==> flow/design.v <==
module fifo # (
	parameter DATA_WIDTH = 32,
	parameter DEPTH = 16,
	parameter LOG2DEPTH = 4
) (
	input clk,
	input reset_n,
	input i_flush,
	input [DATA_WIDTH-1:0] i_data,
	input i_write_enable,
	output o_full,
	output [DATA_WIDTH-1:0] o_data,
	input i_read_enable,
	output o_empty,
	output o_almost_empty
);
	reg [DATA_WIDTH-1:0] ram [0:DEPTH-1];
	reg [LOG2DEPTH-1:0] r_read_addr, r_write_addr;
	reg [LOG2DEPTH:0] r_count;
	wire w_enqueue, w_dequeue;
	assign w_dequeue = i_read_enable & !o_empty;
	assign w_enqueue = i_write_enable & (!o_full | i_read_enable);
	always @(posedge clk or negedge reset_n) begin
		if (!reset_n) begin
			r_write_addr <= 0;
		end else begin
			if (i_flush) begin
				r_write_addr <= 0;
			end else if (w_enqueue) begin
				if (r_write_addr == DEPTH-1) begin
					r_write_addr <= 0;
				end else begin
					r_write_addr <= r_write_addr + 1;
				end
			end
		end
	end
	integer  i;
	always @(posedge clk or negedge reset_n) begin
		if (!reset_n) begin
			for (i = 0; i < DEPTH; i = i + 1) begin
				ram[i] <= 0;
			end
		end else if (w_enqueue) begin
			ram[r_write_addr] <= i_data;
		end
	end
	always @(posedge clk or negedge reset_n) begin
		if (!reset_n) begin
			r_read_addr <= 0;
		end else begin
			if (i_flush) begin
				r_read_addr <= 0;
			end else if (w_dequeue) begin
				if (r_read_addr == DEPTH-1) begin
					r_read_addr <= 0;
				end else begin
					r_read_addr <= r_read_addr + 1;
				end
			end
		end
	end
	always @(posedge clk or negedge reset_n) begin
		if (!reset_n) begin
			r_count <= 0;
		end else begin
			if (i_flush) begin
				r_count <= 0;
			end else begin
				if (!o_full & i_write_enable & !w_dequeue) begin
					r_count <= r_count + 1;
				end else if (w_dequeue & !i_write_enable) begin
					r_count <= r_count - 1;
				end
			end
		end
	end
	assign o_full = (r_count == DEPTH);
	assign o_empty = (r_count == 0);
	assign o_almost_empty = (r_count <= 1);
	assign o_data = ~o_empty ? ram[r_read_addr] : 0;
endmodule
module command_control #(
	parameter RESET_CYCLES = 100
) (
	input wire clk,
	input wire reset_n,
	output wire [(32 - 1):0] o_addr,
	output wire [(32 - 1):0] o_write_data,
	output wire o_write_valid,
	input wire i_write_ready,
	input wire [(32 - 1):0] i_read_data,
	output wire o_read_req,
	input wire i_read_valid,
	input wire [((1 + 4 + 4 + 16) - 1):0] usb_flit_data,
	output wire [(8 - 1):0] o_response,
	input wire usb_rd_n,
	input wire usb_wr_n,
	input wire usb_ce_n,
	output wire usb_isout,
	output wire o_sw_reset_n
);
	wire w_parity;
	wire [4-1:0] w_flit_type;
	wire [4-1:0] w_flit_data_len;
	wire [16-1:0] w_flit_payload;
	assign {w_parity, w_flit_type, w_flit_data_len, w_flit_payload} = usb_flit_data;
	wire w_parity_error;
	assign w_parity_error = ^usb_flit_data != 0;
	reg [(32 - 1):0] r_addr;
	localparam STATE_W = 11;
	localparam STATE_WAIT_B = 0;
	localparam STATE_WAIT = 1 << STATE_WAIT_B;				 
	localparam STATE_READ_ADDR_B = 1;
	localparam STATE_READ_ADDR = 1 << STATE_READ_ADDR_B;	 
	localparam STATE_WAIT_READ_B = 2;
	localparam STATE_WAIT_READ = 1 << STATE_WAIT_READ_B;	 
	localparam STATE_SEND_READY_B = 3;
	localparam STATE_SEND_READY = 1 << STATE_SEND_READY_B;	 
	localparam STATE_SEND_DATA_B = 4;
	localparam STATE_SEND_DATA = 1 << STATE_SEND_DATA_B;	 
	localparam STATE_WRITE_ADDR_B = 5;
	localparam STATE_WRITE_ADDR = 1 << STATE_WRITE_ADDR_B;	 
	localparam STATE_WRITE_UPPER_B = 6;
	localparam STATE_WRITE_UPPER = 1 << STATE_WRITE_UPPER_B; 
	localparam STATE_WRITE_LOWER_B = 7;
	localparam STATE_WRITE_LOWER = 1 << STATE_WRITE_LOWER_B; 
	localparam STATE_SYNC_WRITE_B = 8;
	localparam STATE_SYNC_WRITE = 1 << STATE_SYNC_WRITE_B;	 
	localparam STATE_RESET_B = 9;
	localparam STATE_RESET = 1 << STATE_RESET_B;			 
	localparam STATE_RESPOND_B = 10;
	localparam STATE_RESPOND = 1 << STATE_RESPOND_B;		 
	reg [STATE_W-1:0] r_state;
	reg [(8 - 1):0] r_response;
	reg [16-1:0] r_recv_data_count;
	wire w_read_enable;
	wire w_write_enable;
	reg r_usb_ce_n;
	always @(posedge clk or negedge reset_n) begin
		if (!reset_n) begin
			r_usb_ce_n <= 1'b1;
		end else begin
			r_usb_ce_n <= usb_ce_n;
		end
	end
	assign w_read_enable = r_usb_ce_n == 1'b1 && usb_ce_n == 1'b0 && usb_rd_n == 1'b0;
	assign w_write_enable = r_usb_ce_n == 1'b1 && usb_ce_n == 1'b0 && usb_wr_n == 1'b0;
	reg [4-1:0] r_write_data_len;
	reg [(32 - 1):0] r_write_data;
	reg [16:0] r_write_data_count;
	wire w_write_buf_dequeue;
	reg r_write_buf_enqueue;
	wire w_write_buf_flush;
	wire w_write_buf_empty;
	wire [(32 - 1):0] w_write_buf_data;
	fifo write_buffer (
		.clk(clk),
		.reset_n(reset_n),
		.i_flush(w_write_buf_flush),
		.i_data(r_write_data),
		.i_write_enable(r_write_buf_enqueue),
		.o_full(),
		.o_data(w_write_buf_data),
		.i_read_enable(w_write_buf_dequeue),
		.o_empty(w_write_buf_empty),
		.o_almost_empty()
	);
	assign w_write_buf_dequeue = o_write_valid && i_write_ready;
	assign w_write_buf_flush = r_state[STATE_WAIT_B] && !w_write_buf_empty;
	reg [4-1:0] r_read_data_len;
	reg [16:0] r_read_data_count;
	reg r_read_buf_dequeue;
	wire w_read_buf_enqueue;
	wire w_read_buf_empty;
	wire [(32 - 1):0] w_read_buf_data;
	wire w_read_buf_flush;
	reg r_read_valid;  
	fifo read_buffer (
		.clk(clk),
		.reset_n(reset_n),
		.i_data(i_read_data),
		.i_write_enable(w_read_buf_enqueue),
		.i_flush(w_read_buf_flush),
		.o_full(),
		.o_data(w_read_buf_data),
		.i_read_enable(r_read_buf_dequeue),
		.o_empty(w_read_buf_empty),
		.o_almost_empty()
	);
	always @(posedge clk or negedge reset_n) begin
		if (!reset_n) begin
			r_read_valid <= 0;
		end else begin
			r_read_valid <= i_read_valid;
		end
	end
	assign w_read_buf_enqueue = r_state[STATE_WAIT_READ_B] && i_read_valid && r_read_data_count <= r_read_data_len;
	assign o_read_req = r_state[STATE_WAIT_READ_B] & !r_read_valid;
	assign w_read_buf_flush = r_state[STATE_WAIT_B] && !w_read_buf_empty;
	wire w_state_reset;
	assign w_state_reset = usb_flit_data[(1 + 4 + 4 + 16)-1:8] == 17'h0FF_FF && w_read_enable;
	localparam RESET_COUNT_W = $clog2(RESET_CYCLES);
	reg [RESET_COUNT_W-1:0] r_reset_count;
	always @(posedge clk or negedge reset_n) begin
		if (!reset_n) begin
			r_state <= STATE_WAIT;
			r_recv_data_count <= 0;
			r_write_data <= 0;
			r_read_data_len <= 0;
			r_write_data_len <= 0;
			r_addr <= 0;
			r_write_buf_enqueue <= 0;
			r_response <= 8'hff;
			r_reset_count <= 0;
		end else begin
			r_write_buf_enqueue <= 0;
			if (w_state_reset) begin
				r_state <= STATE_WAIT;
			end else begin
				case (r_state)
					STATE_WAIT: begin
						if (w_write_enable) begin
							if (w_parity_error) begin
								r_response <= 8'h01;
								r_state <= STATE_RESPOND;
							end else begin
								case (w_flit_type)
									4'h0: begin
										r_state <= STATE_READ_ADDR;
										r_read_data_len <= w_flit_data_len;
										r_addr <= {w_flit_payload, 16'h0000};
									end
									4'h2: begin
										r_state <= STATE_WRITE_ADDR;
										r_write_data_len <= w_flit_data_len;
										r_recv_data_count <= 0;
										r_addr <= {w_flit_payload, 16'h0000};
									end
									4'h6: begin
										r_state <= STATE_RESET;
										r_reset_count <= 0;
									end
									default: begin
										r_response <= 8'h02;
										r_state <= STATE_RESPOND;
									end
								endcase
							end
						end
					end
					STATE_READ_ADDR: begin
						if (w_write_enable) begin
							if (w_parity_error) begin
								r_response <= 8'h01;
								r_state <= STATE_RESPOND;
							end else if (w_flit_type == 4'h1) begin
								r_addr[(16 - 1):0] <= w_flit_payload;
								r_state <= STATE_WAIT_READ;
							end else begin
								r_response <= 8'h01;
								r_state <= STATE_RESPOND;
							end
						end
					end
					STATE_WRITE_ADDR: begin
						if (w_write_enable) begin
							if (w_parity_error) begin
								r_response <= 8'h01;
								r_state <= STATE_RESPOND;
							end else if (w_flit_type == 4'h3) begin
								r_addr[(16 - 1):0] <= w_flit_payload;
								r_state <= STATE_WRITE_UPPER;
							end else begin
								r_response <= 8'h02;
								r_state <= STATE_RESPOND;
							end
						end
					end
					STATE_WRITE_UPPER: begin
						if (w_write_enable) begin
							if (w_parity_error) begin
								r_response <= 8'h01;
								r_state <= STATE_RESPOND;
							end else if (w_flit_type == 4'h4) begin
								r_state <= STATE_WRITE_LOWER;
								r_write_data <= {w_flit_payload, 16'h0000};
							end else begin
								r_response <= 8'h02;
								r_state <= STATE_RESPOND;
							end
						end
					end
					STATE_WRITE_LOWER: begin
						if (w_write_enable) begin
							if (w_parity_error) begin
								r_response <= 8'h01;
								r_state <= STATE_RESPOND;
							end else if (w_flit_type == 4'h5) begin
								r_write_data[(16 - 1):0] <= w_flit_payload;
								r_write_buf_enqueue <= 1;
								if (r_recv_data_count == r_write_data_len) begin
									r_state <= STATE_SYNC_WRITE;
								end else begin
									r_recv_data_count <= r_recv_data_count + 1;
									r_state <= STATE_WRITE_UPPER;
								end
							end else begin
								r_response <= 8'h02;
								r_state <= STATE_RESPOND;
							end
						end
					end
					STATE_SYNC_WRITE: begin
						if (w_write_buf_empty && !r_write_buf_enqueue) begin
							r_response <= 8'h00;
							r_state <= STATE_RESPOND;
						end
					end
					STATE_WAIT_READ: begin
						if (r_read_data_count == r_read_data_len + 1) begin
							r_state <= STATE_SEND_READY;
						end
					end
					STATE_SEND_READY: begin
						if (w_read_enable) begin
							r_state <= STATE_SEND_DATA;
						end
					end
					STATE_SEND_DATA: begin
						if (w_read_buf_empty) begin
							r_response <= 8'h00;
							r_state <= STATE_RESPOND;
						end
					end
					STATE_RESET: begin
						if (r_reset_count == RESET_CYCLES) begin
							r_state <= STATE_RESPOND;
							r_response <= 8'h00;
						end else begin
							r_reset_count <= r_reset_count + 1;
						end
					end
					STATE_RESPOND: begin
						if (w_read_enable) begin
							r_state <= STATE_WAIT;
						end
					end
				endcase
			end
		end
	end
	always @(posedge clk or negedge reset_n) begin
		if (!reset_n) begin
			r_read_data_count <= 0;
		end else begin
			if (r_state[STATE_READ_ADDR_B]) begin
				r_read_data_count <= 0;
			end else if (r_state[STATE_WAIT_READ_B] && r_read_data_count <= r_read_data_len) begin
				if (i_read_valid) begin
					r_read_data_count <= r_read_data_count + 1;
				end
			end
		end
	end
	always @(posedge clk or negedge reset_n) begin
		if (!reset_n) begin
			r_write_data_count <= 0;
		end else begin
			if (r_state[STATE_WRITE_ADDR_B]) begin
				r_write_data_count <= 0;
			end else if (w_write_buf_dequeue) begin
				r_write_data_count <= r_write_data_count + 1;
			end
		end
	end
	reg [1:0] r_byte_count;
	always @(posedge clk or negedge reset_n) begin
		if (!reset_n) begin
			r_byte_count <= 0;
			r_read_buf_dequeue <= 0;
		end else begin
			r_read_buf_dequeue <= 0;
			if (r_state[STATE_SEND_DATA_B]) begin
				if (w_read_enable) begin
					if (r_byte_count == 3) begin
						r_byte_count <= 0;
						r_read_buf_dequeue <= 1;
					end else begin
						r_byte_count <= r_byte_count + 1;
					end
				end
			end
		end
	end
	reg [(8 - 1):0] r_response_out;
	reg [1:0] r_isout_pipe;
	always @(posedge clk or negedge reset_n) begin
		if (!reset_n) begin
			r_response_out <= 8'hff;
			r_isout_pipe <= 0;
		end else begin
			r_isout_pipe <= {r_isout_pipe[0], (usb_ce_n == 1'b0 && usb_rd_n == 1'b0)};
			if (w_read_enable) begin
				case (r_state)
					STATE_SEND_READY: begin
						r_response_out <= 8'h03;
					end
					STATE_SEND_DATA: begin
						r_response_out <= w_read_buf_data[r_byte_count * 8 +: 8];
					end
					STATE_RESPOND: begin
						r_response_out <= r_response;
					end
					default: begin
						r_response_out <= 8'hff;
					end
				endcase
			end
		end
	end
	assign o_response = r_response_out;
	assign usb_isout = r_isout_pipe[1];
	assign o_addr = (r_state[STATE_WAIT_READ_B]) ? r_addr + (r_read_data_count * 4) :
					(o_write_valid) ? r_addr + (r_write_data_count * 4) : 0;
	assign o_write_data = w_write_buf_data;
	assign o_write_valid = (r_state[STATE_WRITE_UPPER_B] || r_state[STATE_WRITE_LOWER_B] ||
							r_state[STATE_SYNC_WRITE_B]) && !w_write_buf_empty;
	assign o_sw_reset_n = r_state[STATE_RESET_B] ? 1'b0 : 1'b1;
endmodule
`timescale 1 ns / 1 ps
	module usb_interface_v1_0_M00_AXI #
	(
		parameter  C_M_START_DATA_VALUE	= 32'h00000000,
		parameter  C_M_TARGET_SLAVE_BASE_ADDR	= 32'h00000000,
		parameter integer C_M_AXI_ADDR_WIDTH	= 32,
		parameter integer C_M_AXI_DATA_WIDTH	= 32,
		parameter integer C_M_TRANSACTIONS_NUM	= 4
	)
	(
		input wire [(32 - 1):0] i_addr,
		input wire [(32 - 1):0] i_write_data,
		input wire i_write_valid,
		output wire o_write_ready,
		output wire [(32 - 1):0] o_read_data,
		input wire i_read_req,
		output wire o_read_data_valid,
		input wire  M_AXI_ACLK,
		input wire  M_AXI_ARESETN,
		output wire [C_M_AXI_ADDR_WIDTH-1 : 0] M_AXI_AWADDR,
		output wire [2 : 0] M_AXI_AWPROT,
		output wire  M_AXI_AWVALID,
		input wire  M_AXI_AWREADY,
		output wire [C_M_AXI_DATA_WIDTH-1 : 0] M_AXI_WDATA,
		output wire [C_M_AXI_DATA_WIDTH/8-1 : 0] M_AXI_WSTRB,
		output wire  M_AXI_WVALID,
		input wire  M_AXI_WREADY,
		input wire [1 : 0] M_AXI_BRESP,
		input wire  M_AXI_BVALID,
		output wire  M_AXI_BREADY,
		output wire [C_M_AXI_ADDR_WIDTH-1 : 0] M_AXI_ARADDR,
		output wire [2 : 0] M_AXI_ARPROT,
		output wire  M_AXI_ARVALID,
		input wire  M_AXI_ARREADY,
		input wire [C_M_AXI_DATA_WIDTH-1 : 0] M_AXI_RDATA,
		input wire [1 : 0] M_AXI_RRESP,
		input wire  M_AXI_RVALID,
		output wire  M_AXI_RREADY
	);
	reg r_axi_awvalid, r_axi_wvalid, r_axi_bready;
	reg r_axi_arvalid, r_axi_rready;
	reg [C_M_AXI_ADDR_WIDTH-1 : 0] 	r_axi_awaddr;
	reg [C_M_AXI_DATA_WIDTH-1 : 0] 	r_axi_wdata;
	reg [C_M_AXI_ADDR_WIDTH-1 : 0] 	r_axi_araddr;
	reg [C_M_AXI_DATA_WIDTH-1 : 0] r_read_data;
	reg r_rvalid;
	reg r_read_req, r_read_req_delayed;
	reg r_write_valid, r_write_valid_delayed;
	reg r_axi_awready, r_axi_wready;
	wire w_raise_read_req;
	wire w_raise_write_valid;
	assign w_raise_read_req = r_read_req && ~r_read_req_delayed;
	assign w_raise_write_valid = r_write_valid && ~r_write_valid_delayed;
	assign M_AXI_AWADDR	= C_M_TARGET_SLAVE_BASE_ADDR + r_axi_awaddr;
	assign M_AXI_WDATA	= r_axi_wdata;
	assign M_AXI_AWPROT	= 3'b000;
	assign M_AXI_AWVALID	= r_axi_awvalid;
	assign M_AXI_WVALID	= r_axi_wvalid;
	assign M_AXI_WSTRB	= 4'b1111;
	assign M_AXI_BREADY	= r_axi_bready;
	assign M_AXI_ARADDR	= C_M_TARGET_SLAVE_BASE_ADDR + r_axi_araddr;
	assign M_AXI_ARVALID	= r_axi_arvalid;
	assign M_AXI_ARPROT	= 3'b001;
	assign M_AXI_RREADY = i_read_req;
	assign o_write_ready = r_axi_awready && r_axi_wready;
	assign o_read_data_valid = r_rvalid;
	assign o_read_data = r_read_data;
	always @(posedge M_AXI_ACLK) begin
		if (M_AXI_ARESETN == 0) begin
			r_read_req <= 0;
			r_read_req_delayed <= 0;
			r_write_valid <= 0;
			r_write_valid_delayed <= 0;
		end else begin
			r_read_req <= i_read_req;
			r_read_req_delayed <= r_read_req;
			r_write_valid <= i_write_valid;
			r_write_valid_delayed <= r_write_valid;
		end
	end
	always @(posedge M_AXI_ACLK) begin
		if (M_AXI_ARESETN == 0) begin
			r_axi_awvalid <= 1'b0;
		end else begin
			if (w_raise_write_valid) begin
				r_axi_awvalid <= 1'b1;
			end else if (M_AXI_AWREADY && r_axi_awvalid) begin
				r_axi_awvalid <= 1'b0;
			end
		end
	end
	always @(posedge M_AXI_ACLK) begin
		if (M_AXI_ARESETN == 0) begin
			r_axi_wvalid <= 1'b0;
		end else if (w_raise_write_valid) begin
			r_axi_wvalid <= 1'b1;
 		end else if (M_AXI_WREADY && r_axi_wvalid) begin
			r_axi_wvalid <= 1'b0;
		end
	end
	always @(posedge M_AXI_ACLK) begin
		if (M_AXI_ARESETN == 0) begin
			r_axi_awready <= 1'b0;
			r_axi_wready <= 1'b0;
		end else begin
			if (r_axi_awready && r_axi_wready) begin
				r_axi_awready <= 1'b0;
				r_axi_wready <= 1'b0;
			end else begin
				if (M_AXI_AWREADY) begin
					r_axi_awready <= 1'b1;
				end
				if (M_AXI_WREADY) begin
					r_axi_wready <= 1'b1;
				end
			end
		end
	end
	always @(posedge M_AXI_ACLK) begin
		if (M_AXI_ARESETN == 0) begin
			r_axi_bready <= 1'b0;
		end else if (M_AXI_BVALID && ~r_axi_bready) begin
			r_axi_bready <= 1'b1;
		end else if (r_axi_bready) begin
			r_axi_bready <= 1'b0;
		end
	end
	always @(posedge M_AXI_ACLK) begin
		if (M_AXI_ARESETN == 0) begin
			r_axi_arvalid <= 1'b0;
		end else if (w_raise_read_req) begin
			r_axi_arvalid <= 1'b1;
		end	else if (M_AXI_ARREADY && r_axi_arvalid) begin
				r_axi_arvalid <= 1'b0;
		end
	end
	always @(posedge M_AXI_ACLK) begin
		if (M_AXI_ARESETN == 0) begin
			r_read_data <= 0;
			r_rvalid <= 0;
		end else begin
			r_rvalid <= M_AXI_RVALID;
			if (M_AXI_RVALID) begin
				r_read_data <= M_AXI_RDATA;
			end
		end
	end
	always @(posedge M_AXI_ACLK) begin
		if (M_AXI_ARESETN == 0) begin
			r_axi_awaddr <= 0;
		end else if (w_raise_write_valid) begin
			r_axi_awaddr <= i_addr;
		end
	end
	always @(posedge M_AXI_ACLK) begin
		if (M_AXI_ARESETN == 0) begin
			r_axi_wdata <= C_M_START_DATA_VALUE;
		end else if (w_raise_write_valid) begin
			r_axi_wdata <= i_write_data;
		end
	end
	always @(posedge M_AXI_ACLK) begin
		if (M_AXI_ARESETN == 0) begin
			r_axi_araddr <= 0;
		end else if (w_raise_read_req) begin
			r_axi_araddr <= i_addr;
		end
	end
endmodule
`timescale 1 ns / 1 ps
module usb_interface_v1_0 #
(
	parameter RESET_CYCLES = 100,
	parameter  C_M00_AXI_START_DATA_VALUE	= 32'h00000000,
	parameter  C_M00_AXI_TARGET_SLAVE_BASE_ADDR	= 32'h00000000,
	parameter integer C_M00_AXI_ADDR_WIDTH	= 32,
	parameter integer C_M00_AXI_DATA_WIDTH	= 32,
	parameter integer C_M00_AXI_TRANSACTIONS_NUM	= 4
) (
	input wire [(8 - 1):0] usb_data_in,
	output wire [(8 - 1):0] usb_data_out,
	output wire usb_data_oe,
	input wire [(1 + 4 + 4 + 16)-8-1:0] usb_addr,
	input wire usb_rd_n,
	input wire usb_wr_n,
	input wire usb_ce_n,
	output wire sw_reset_n,
	input wire  m00_axi_aclk,
	input wire  m00_axi_aresetn,
	output wire [C_M00_AXI_ADDR_WIDTH-1 : 0] m00_axi_awaddr,
	output wire [2 : 0] m00_axi_awprot,
	output wire  m00_axi_awvalid,
	input wire  m00_axi_awready,
	output wire [C_M00_AXI_DATA_WIDTH-1 : 0] m00_axi_wdata,
	output wire [C_M00_AXI_DATA_WIDTH/8-1 : 0] m00_axi_wstrb,
	output wire  m00_axi_wvalid,
	input wire  m00_axi_wready,
	input wire [1 : 0] m00_axi_bresp,
	input wire  m00_axi_bvalid,
	output wire  m00_axi_bready,
	output wire [C_M00_AXI_ADDR_WIDTH-1 : 0] m00_axi_araddr,
	output wire [2 : 0] m00_axi_arprot,
	output wire  m00_axi_arvalid,
	input wire  m00_axi_arready,
	input wire [C_M00_AXI_DATA_WIDTH-1 : 0] m00_axi_rdata,
	input wire [1 : 0] m00_axi_rresp,
	input wire  m00_axi_rvalid,
	output wire  m00_axi_rready
);
	wire [(32 - 1):0] w_addr_from_usb;
	wire [(32 - 1):0] w_usb_write_data;
	wire w_usb_write_valid;
	wire w_usb_write_ready;
	wire [(32 - 1):0] w_usb_read_data;
	wire w_usb_read_req;
	wire w_usb_read_valid;
	wire w_is_output;
	wire [(8 - 1):0] w_usb_in_data;
	wire [(8 - 1):0] w_usb_out_data;
	usb_interface_v1_0_M00_AXI # (
		.C_M_START_DATA_VALUE(C_M00_AXI_START_DATA_VALUE),
		.C_M_TARGET_SLAVE_BASE_ADDR(C_M00_AXI_TARGET_SLAVE_BASE_ADDR),
		.C_M_AXI_ADDR_WIDTH(C_M00_AXI_ADDR_WIDTH),
		.C_M_AXI_DATA_WIDTH(C_M00_AXI_DATA_WIDTH),
		.C_M_TRANSACTIONS_NUM(C_M00_AXI_TRANSACTIONS_NUM)
	) usb_interface_v1_0_M00_AXI_inst (
		.i_addr(w_addr_from_usb),
		.i_write_data(w_usb_write_data),
		.i_write_valid(w_usb_write_valid),
		.o_write_ready(w_usb_write_ready),
		.o_read_data(w_usb_read_data),
		.i_read_req(w_usb_read_req),
		.o_read_data_valid(w_usb_read_valid),
		.M_AXI_ACLK(m00_axi_aclk),
		.M_AXI_ARESETN(m00_axi_aresetn),
		.M_AXI_AWADDR(m00_axi_awaddr),
		.M_AXI_AWPROT(m00_axi_awprot),
		.M_AXI_AWVALID(m00_axi_awvalid),
		.M_AXI_AWREADY(m00_axi_awready),
		.M_AXI_WDATA(m00_axi_wdata),
		.M_AXI_WSTRB(m00_axi_wstrb),
		.M_AXI_WVALID(m00_axi_wvalid),
		.M_AXI_WREADY(m00_axi_wready),
		.M_AXI_BRESP(m00_axi_bresp),
		.M_AXI_BVALID(m00_axi_bvalid),
		.M_AXI_BREADY(m00_axi_bready),
		.M_AXI_ARADDR(m00_axi_araddr),
		.M_AXI_ARPROT(m00_axi_arprot),
		.M_AXI_ARVALID(m00_axi_arvalid),
		.M_AXI_ARREADY(m00_axi_arready),
		.M_AXI_RDATA(m00_axi_rdata),
		.M_AXI_RRESP(m00_axi_rresp),
		.M_AXI_RVALID(m00_axi_rvalid),
		.M_AXI_RREADY(m00_axi_rready)
	);
	assign w_usb_in_data = usb_data_in;
	assign usb_data_out = w_usb_out_data;
	assign usb_data_oe = w_is_output;
	command_control #(
		.RESET_CYCLES(RESET_CYCLES)
	) command_control_inst (
		.clk(m00_axi_aclk),
		.reset_n(m00_axi_aresetn),
		.o_addr(w_addr_from_usb),
		.o_write_data(w_usb_write_data),
		.o_write_valid(w_usb_write_valid),
		.i_write_ready(w_usb_write_ready),
		.i_read_data(w_usb_read_data),
		.o_read_req(w_usb_read_req),
		.i_read_valid(w_usb_read_valid),
		.o_sw_reset_n(sw_reset_n),
		.o_response(w_usb_out_data),
		.usb_rd_n(usb_rd_n),
		.usb_wr_n(usb_wr_n),
		.usb_ce_n(usb_ce_n),
		.usb_flit_data({usb_addr, w_usb_in_data}),
		.usb_isout(w_is_output)
	);
endmodule
* Tool chain data of usb_interface_v1_0
What the tools print for usb_interface_v1_0, step after step.
Lines are those of the file above, counted from 1.
Library cell names are shortened.
Not given: -
- Top module :: usb_interface_v1_0
- Clock :: m00_axi_aclk
- Standard-cell library :: sky130hd
- Timing corner :: tt_025C_1v80

* Word level
Yosys after proc, flatten, opt, wreduce and memory -nomap, before mapping. Print and check cells are not counted. Equal cells are merged and count once.
- Flip-flop bits (word level) :: 1353
- Output and inout bits :: 121
- Memory bits (read-only) :: 0
- Bits in writable memories :: 0
- Elaborated cells :: 459
- Clocked read ports x word width :: 0
- Input port bits :: 71
- Bits in latches :: 0
- Memories :: 0
- Shift operators :: 1
- Reductions and logical operators :: 105
- Add/subtract/negate cells :: 16
- Multiplexer cells :: 120
- Multiply operators :: 0
- Divide/modulo/power cells :: 0
- Bitwise operators :: 22
- Order comparisons :: 1
- Eq/ne operators :: 122
** Operator list (count)
- parallel mux 32 bit (select 16 bit) :: 2
- two-way mux 16 bit :: 22
- two-way mux 11 bit :: 21
- two-way mux 8 bit :: 18
- equality test 4 bit (second input constant) :: 32
- two-way mux 32 bit :: 4
- parallel mux 11 bit (select 11 bit) :: 1
- two-way mux 17 bit :: 5
- equality test 4 x 3 -> 1 bit (second input constant) :: 19
- AND reduction 2 bit :: 34
- adder 32 x 19 -> 32 bit :: 2
- parallel mux 8 bit (select 8 bit) :: 1
- parallel mux 16 bit (select 2 bit) :: 2
- parallel mux 16 bit (select 3 bit) :: 1
- two-way mux 4 bit :: 12
- equality test 4 x 2 -> 1 bit (second input constant) :: 10
- adder 17 x 1 -> 17 bit (second input constant) :: 2
- parallel mux 11 bit (select 3 bit) :: 1
- equality test 17 x 32 -> 1 bit :: 1
- indexed select 32 x 6 -> 8 bit :: 1
- nonzero test 32 bit :: 1
- != test 3 x 1 -> 1 bit (second input constant) :: 10
- two-way mux 5 bit :: 6
- two-way mux 7 bit :: 4
- nonzero test 2 bit :: 13
- parity 25 bit :: 1
- != test 2 x 1 -> 1 bit (second input constant) :: 12
- parallel mux 8 bit (select 3 bit) :: 1
Other operator kinds: 51; their cells: 148.

* Longest topological paths
Longest topological path by Yosys (ltp), each cell counted once; first at word level (registers and memories cut), then after technology mapping (sequential cells cut; the memories' decode and read muxes count).
- Depth in word-level cells :: 9
- ABC_AREA :: 0
- Depth in mapped cells :: 15
- Depth with buffers taken out :: 14

* Synthesis result
Yosys stat after the flow's synthesis: flattened, memories mapped to cells. It holds for the ABC_AREA given above (unset counts as 0); a run with the other value may have another netlist.
** Cell types
- dfrtp_1 :: count 1196, area in all 2.99E+04 um^2
- mux2_2 :: count 1073, area in all 1.21E+04 um^2
- dfxtp_1 :: count 139, area in all 2.78E+03 um^2
- a22oi_1 :: count 254, area in all 1.91E+03 um^2
- clkbuf_1 :: count 301, area in all 1.13E+03 um^2
- ha_1 :: count 81, area in all 1.01E+03 um^2
- a21oi_1 :: count 177, area in all 885.85 um^2
- nand2_1 :: count 231, area in all 867.082 um^2
- a22o_1 :: count 90, area in all 788.256 um^2
- nor2_1 :: count 204, area in all 765.734 um^2
- nand3_1 :: count 135, area in all 675.648 um^2
- mux2i_1 :: count 63, area in all 630.605 um^2
- o21ai_0 :: count 123, area in all 615.59 um^2
- a221oi_1 :: count 67, area in all 586.813 um^2
- nand4_1 :: count 93, area in all 581.808 um^2
- xnor2_1 :: count 55, area in all 481.712 um^2
- and3_1 :: count 61, area in all 381.616 um^2
- o221ai_1 :: count 40, area in all 350.336 um^2
Not listed: further types 74, cells in them 742.
- Buffers :: 433
- Cell area after synthesis :: 61739.2 um^2
- Area of sequential cells :: 33053.0 um^2
- Flip-flops :: 1348
- Mapped cells :: 5125
The figures by module come from a second, unflattened synthesis with its own total; it is not the netlist above.
- Cells (unflattened synthesis) :: 5322
- Area total of the unflattened synthesis :: 64156.5 um^2
Each row is one instance without its submodules.
** By module
- fifo :: cells 1843, sequential area 13137.6 um^2, area 24209.5 um^2, times used 2
- command_control #(RESET_CYCLES=100) :: cells 1105, sequential area 3995.1 um^2, area 10405.0 um^2, times used 1
- usb_interface_v1_0_M00_AXI :: cells 531, sequential area 2782.7 um^2, area 5332.6 um^2, times used 1
- usb_interface_v1_0 :: cells 0, sequential area 0.0 um^2, area 0.0 um^2, times used 1

* Path before layout
OpenSTA on the mapped netlist: ideal clock, no wires. The path of least setup slack (recovery checks aside). Input and output delay are each 20% of the period. Register names are those of the netlist, which keeps one name where synthesis merged equal registers.
- Path kind :: in2reg
- Start :: input port usb_addr[12]
- End :: register command_control_inst.r_recv_data_count[13]
- Required time :: 9.935 ns
- Setup slack :: 5.362 ns
- Data arrival time :: 4.573 ns
- Stages on the path :: 10
- Path delay :: 2.638 ns
- Clock period :: 10.0 ns
- External input delay :: 2.000 ns
- Library setup time :: 0.065 ns
- Buffers on the path :: 0
- Launch time at the first pin :: 2.000 ns
- Synthesis period reached :: 4.638 ns
"path delay" = arrival - input delay + setup time.
"stages on the path": output pins that drive a net of the path, with the launching flip-flop's if there is one; two outputs of one cell count as two.
"synthesis period reached" = period - worst setup slack (recovery checks aside). The figure is calculated, with input and output delays left at 20% of the set period.
The rows between start and end are the longest chain of elaborated cells between them; the timing report does not say that the signal goes this way. Where chains are equally long, one stands for them.
A line is the first line of the expression or statement that the cell stems from. Yosys adds cells for indexed reads and writes and turns some case tables into memories.
A register here has more assigning lines than the two given.
- Cell sequence :: inv_1 ha_1 xnor2_1 xnor2_1 xnor3_1 xnor2_1 a41oi_1 or4_1 or3_1 nand2_1
- Length of the longest elaborated chain :: 5
- Elaborated cells on any way between the ends :: 19
- Source lines of those cells :: 9
- Those cells by class :: eq/ne (7); mux (7); logic (1); reduce/logical (4)
** RTL lines, path post-synthesis
- from (decl) :: line 613 : input wire [(1 + 4 + 4 + 16)-8-1:0] usb_addr,
- equality test 4 x 3 -> 1 bit :: line 299 : end else if (w_flit_type == 4'h5) begin
- two-way mux 16 bit :: line 299
- two-way mux 16 bit :: line 296 : if (w_parity_error) begin
- two-way mux 16 bit :: line 295 : if (w_write_enable) begin
- parallel mux 16 bit (select 2 bit) :: line 221 : case (r_state)
- to (assign) :: line 208 : r_recv_data_count <= 0;
- to (assign) :: line 305 : r_recv_data_count <= r_recv_data_count + 1;
- to (decl) :: line 136 : reg [16-1:0] r_recv_data_count;

* Timing after layout
Path of least setup slack in the final report of stored run 4 (OpenROAD, finished layout, wires in). Where an end is a register, its clock arrival counts in the times.
- Path kind :: reg2reg
- Start :: register command_control_inst.read_buffer.r_read_addr[1]
- End :: register command_control_inst.r_response_out[2]
- Clock period :: 5.49 ns
- Stages on the path :: 11
- Buffers on the path :: 1
- Data arrival time :: 4.86 ns
- Library setup time :: 0.05 ns
- Setup slack :: 1.32 ns
- Required time :: 6.18 ns
- Launch time at the first pin :: 0.75 ns
The rows between start and end are the longest chain of elaborated cells between them; the timing report does not say that the signal goes this way. Where chains are equally long, one stands for them.
A register here has more assigning lines than the two given.
- Cell sequence :: dfrtp_1 inv_1 ha_1 and3b_1 buf_4 a22oi_1 nand3_1 nor3_1 o311a_1 a311oi_1 o22a_1
- Length of the longest elaborated chain :: 5
- Elaborated cells on any way between the ends :: 20
- Those cells by class :: eq/ne (15); shift (1); mux (3); reduce/logical (1)
** RTL lines, path post-layout
- from (decl) :: line 18 : reg [LOG2DEPTH-1:0] r_read_addr, r_write_addr;
- from (assign) :: line 50 : r_read_addr <= 0;
- from (assign) :: line 58 : r_read_addr <= r_read_addr + 1;
- equality test 4 bit :: line 81 : assign o_data = ~o_empty ? ram[r_read_addr] : 0;
- parallel mux 32 bit (select 16 bit) :: line 81
- two-way mux 32 bit :: line 81
- indexed select 32 x 6 -> 8 bit :: line 410 : r_response_out <= w_read_buf_data[r_byte_count * 8 +: 8];
- parallel mux 8 bit (select 3 bit) :: line 405 : case (r_state)
- to (assign) :: line 410
- to (assign) :: line 413 : r_response_out <= r_response;
- to (decl) :: line 396 : reg [(8 - 1):0] r_response_out;

## Implementation results

Stored flow runs of usb_interface_v1_0 (6 of them; Yosys, OpenROAD, sky130hd). They differ in their settings and are not a sequence. Constraints: input delay and output delay 20% of the set period each, output load 0.01 pF.
"clock period achieved" = clock period - worst setup slack. The figure is calculated, with input and output delays left at 20% of the set period.
"time used up by the worst setup path" is the time allowed to the run's worst setup path (the clock period less input and output delay, where it has them) less its slack. Clock arrival times count: a late capture clock shortens it, a late launch clock lengthens it.
"total power of the final layout" is the tool's figure for a default switching activity; nothing was simulated.

** Stored run 1
- Settings :: ABC_AREA=1; CAP_MARGIN=10; CELL_PAD_IN_SITES_DETAIL_PLACEMENT=2; CELL_PAD_IN_SITES_GLOBAL_PLACEMENT=3; CORE_MARGIN=10; CORE_UTILIZATION=61; MAX_ROUTING_LAYER=met4; PLACE_DENSITY_LB_ADDON=0.26; TNS_END_PERCENT=60; period_ns=10.0; SLEW_MARGIN=20
- Outcome :: not finished: placement ended with error FLW-0024

** Stored run 2
- Settings :: ABC_AREA=1; CAP_MARGIN=10; CELL_PAD_IN_SITES_DETAIL_PLACEMENT=1; CELL_PAD_IN_SITES_GLOBAL_PLACEMENT=3; CORE_MARGIN=10; CORE_UTILIZATION=61; GPL_ROUTABILITY_DRIVEN=0; GPL_TIMING_DRIVEN=0; MAX_ROUTING_LAYER=met4; MIN_ROUTING_LAYER=met2; PLACE_DENSITY=0.53; TNS_END_PERCENT=50; period_ns=10.0; SLEW_MARGIN=20
- Outcome :: not finished: placement ended with error GPL-0301

** Stored run 3
- Settings :: ABC_AREA=1; CAP_MARGIN=10; CELL_PAD_IN_SITES_DETAIL_PLACEMENT=1; CELL_PAD_IN_SITES_GLOBAL_PLACEMENT=3; CORE_MARGIN=10; CORE_UTILIZATION=61; MAX_ROUTING_LAYER=met4; MIN_ROUTING_LAYER=met2; PLACE_DENSITY=0.53; TNS_END_PERCENT=60; period_ns=10.0; SLEW_MARGIN=20
- Outcome :: not finished: placement ended with error GPL-0301

** Stored run 4
- Settings :: CORE_UTILIZATION=57; PLACE_DENSITY=0.6; period_ns=5.49; CAP_MARGIN=20; CORE_MARGIN=2; SLEW_MARGIN=20
- Cell area after synthesis :: 61739.2 um^2
- Clock period achieved :: 4.174 ns
- Time used up by the worst setup path :: 4.17 ns
- Worst setup path kind :: reg2reg
- Die area :: 110962.0 um^2
- Standard-cell area after routing :: 69848.2 um^2
- Setup total negative slack :: 0.000 ns
- Setup slack of the worst path :: 1.316 ns
- Final utilization :: 65.2%
- Total power of the final layout :: 23740 uW

** Stored run 5
- Settings :: ABC_AREA=1; CELL_PAD_IN_SITES_GLOBAL_PLACEMENT=1; CORE_ASPECT_RATIO=0.9; CORE_UTILIZATION=72; GPL_ROUTABILITY_DRIVEN=0; MAX_ROUTING_LAYER=met4; period_ns=10.0; CAP_MARGIN=20; CORE_MARGIN=2; SLEW_MARGIN=20
- Outcome :: not finished: placement ended with error GPL-0301

** Stored run 6
- Settings :: ABC_AREA=1; CAP_MARGIN=10; CELL_PAD_IN_SITES_DETAIL_PLACEMENT=2; CELL_PAD_IN_SITES_GLOBAL_PLACEMENT=1; CORE_MARGIN=10; CORE_UTILIZATION=62; PLACE_DENSITY_LB_ADDON=0.26; TNS_END_PERCENT=60; period_ns=10.0; SLEW_MARGIN=20
- Outcome :: not finished: placement ended with error DPL-0033
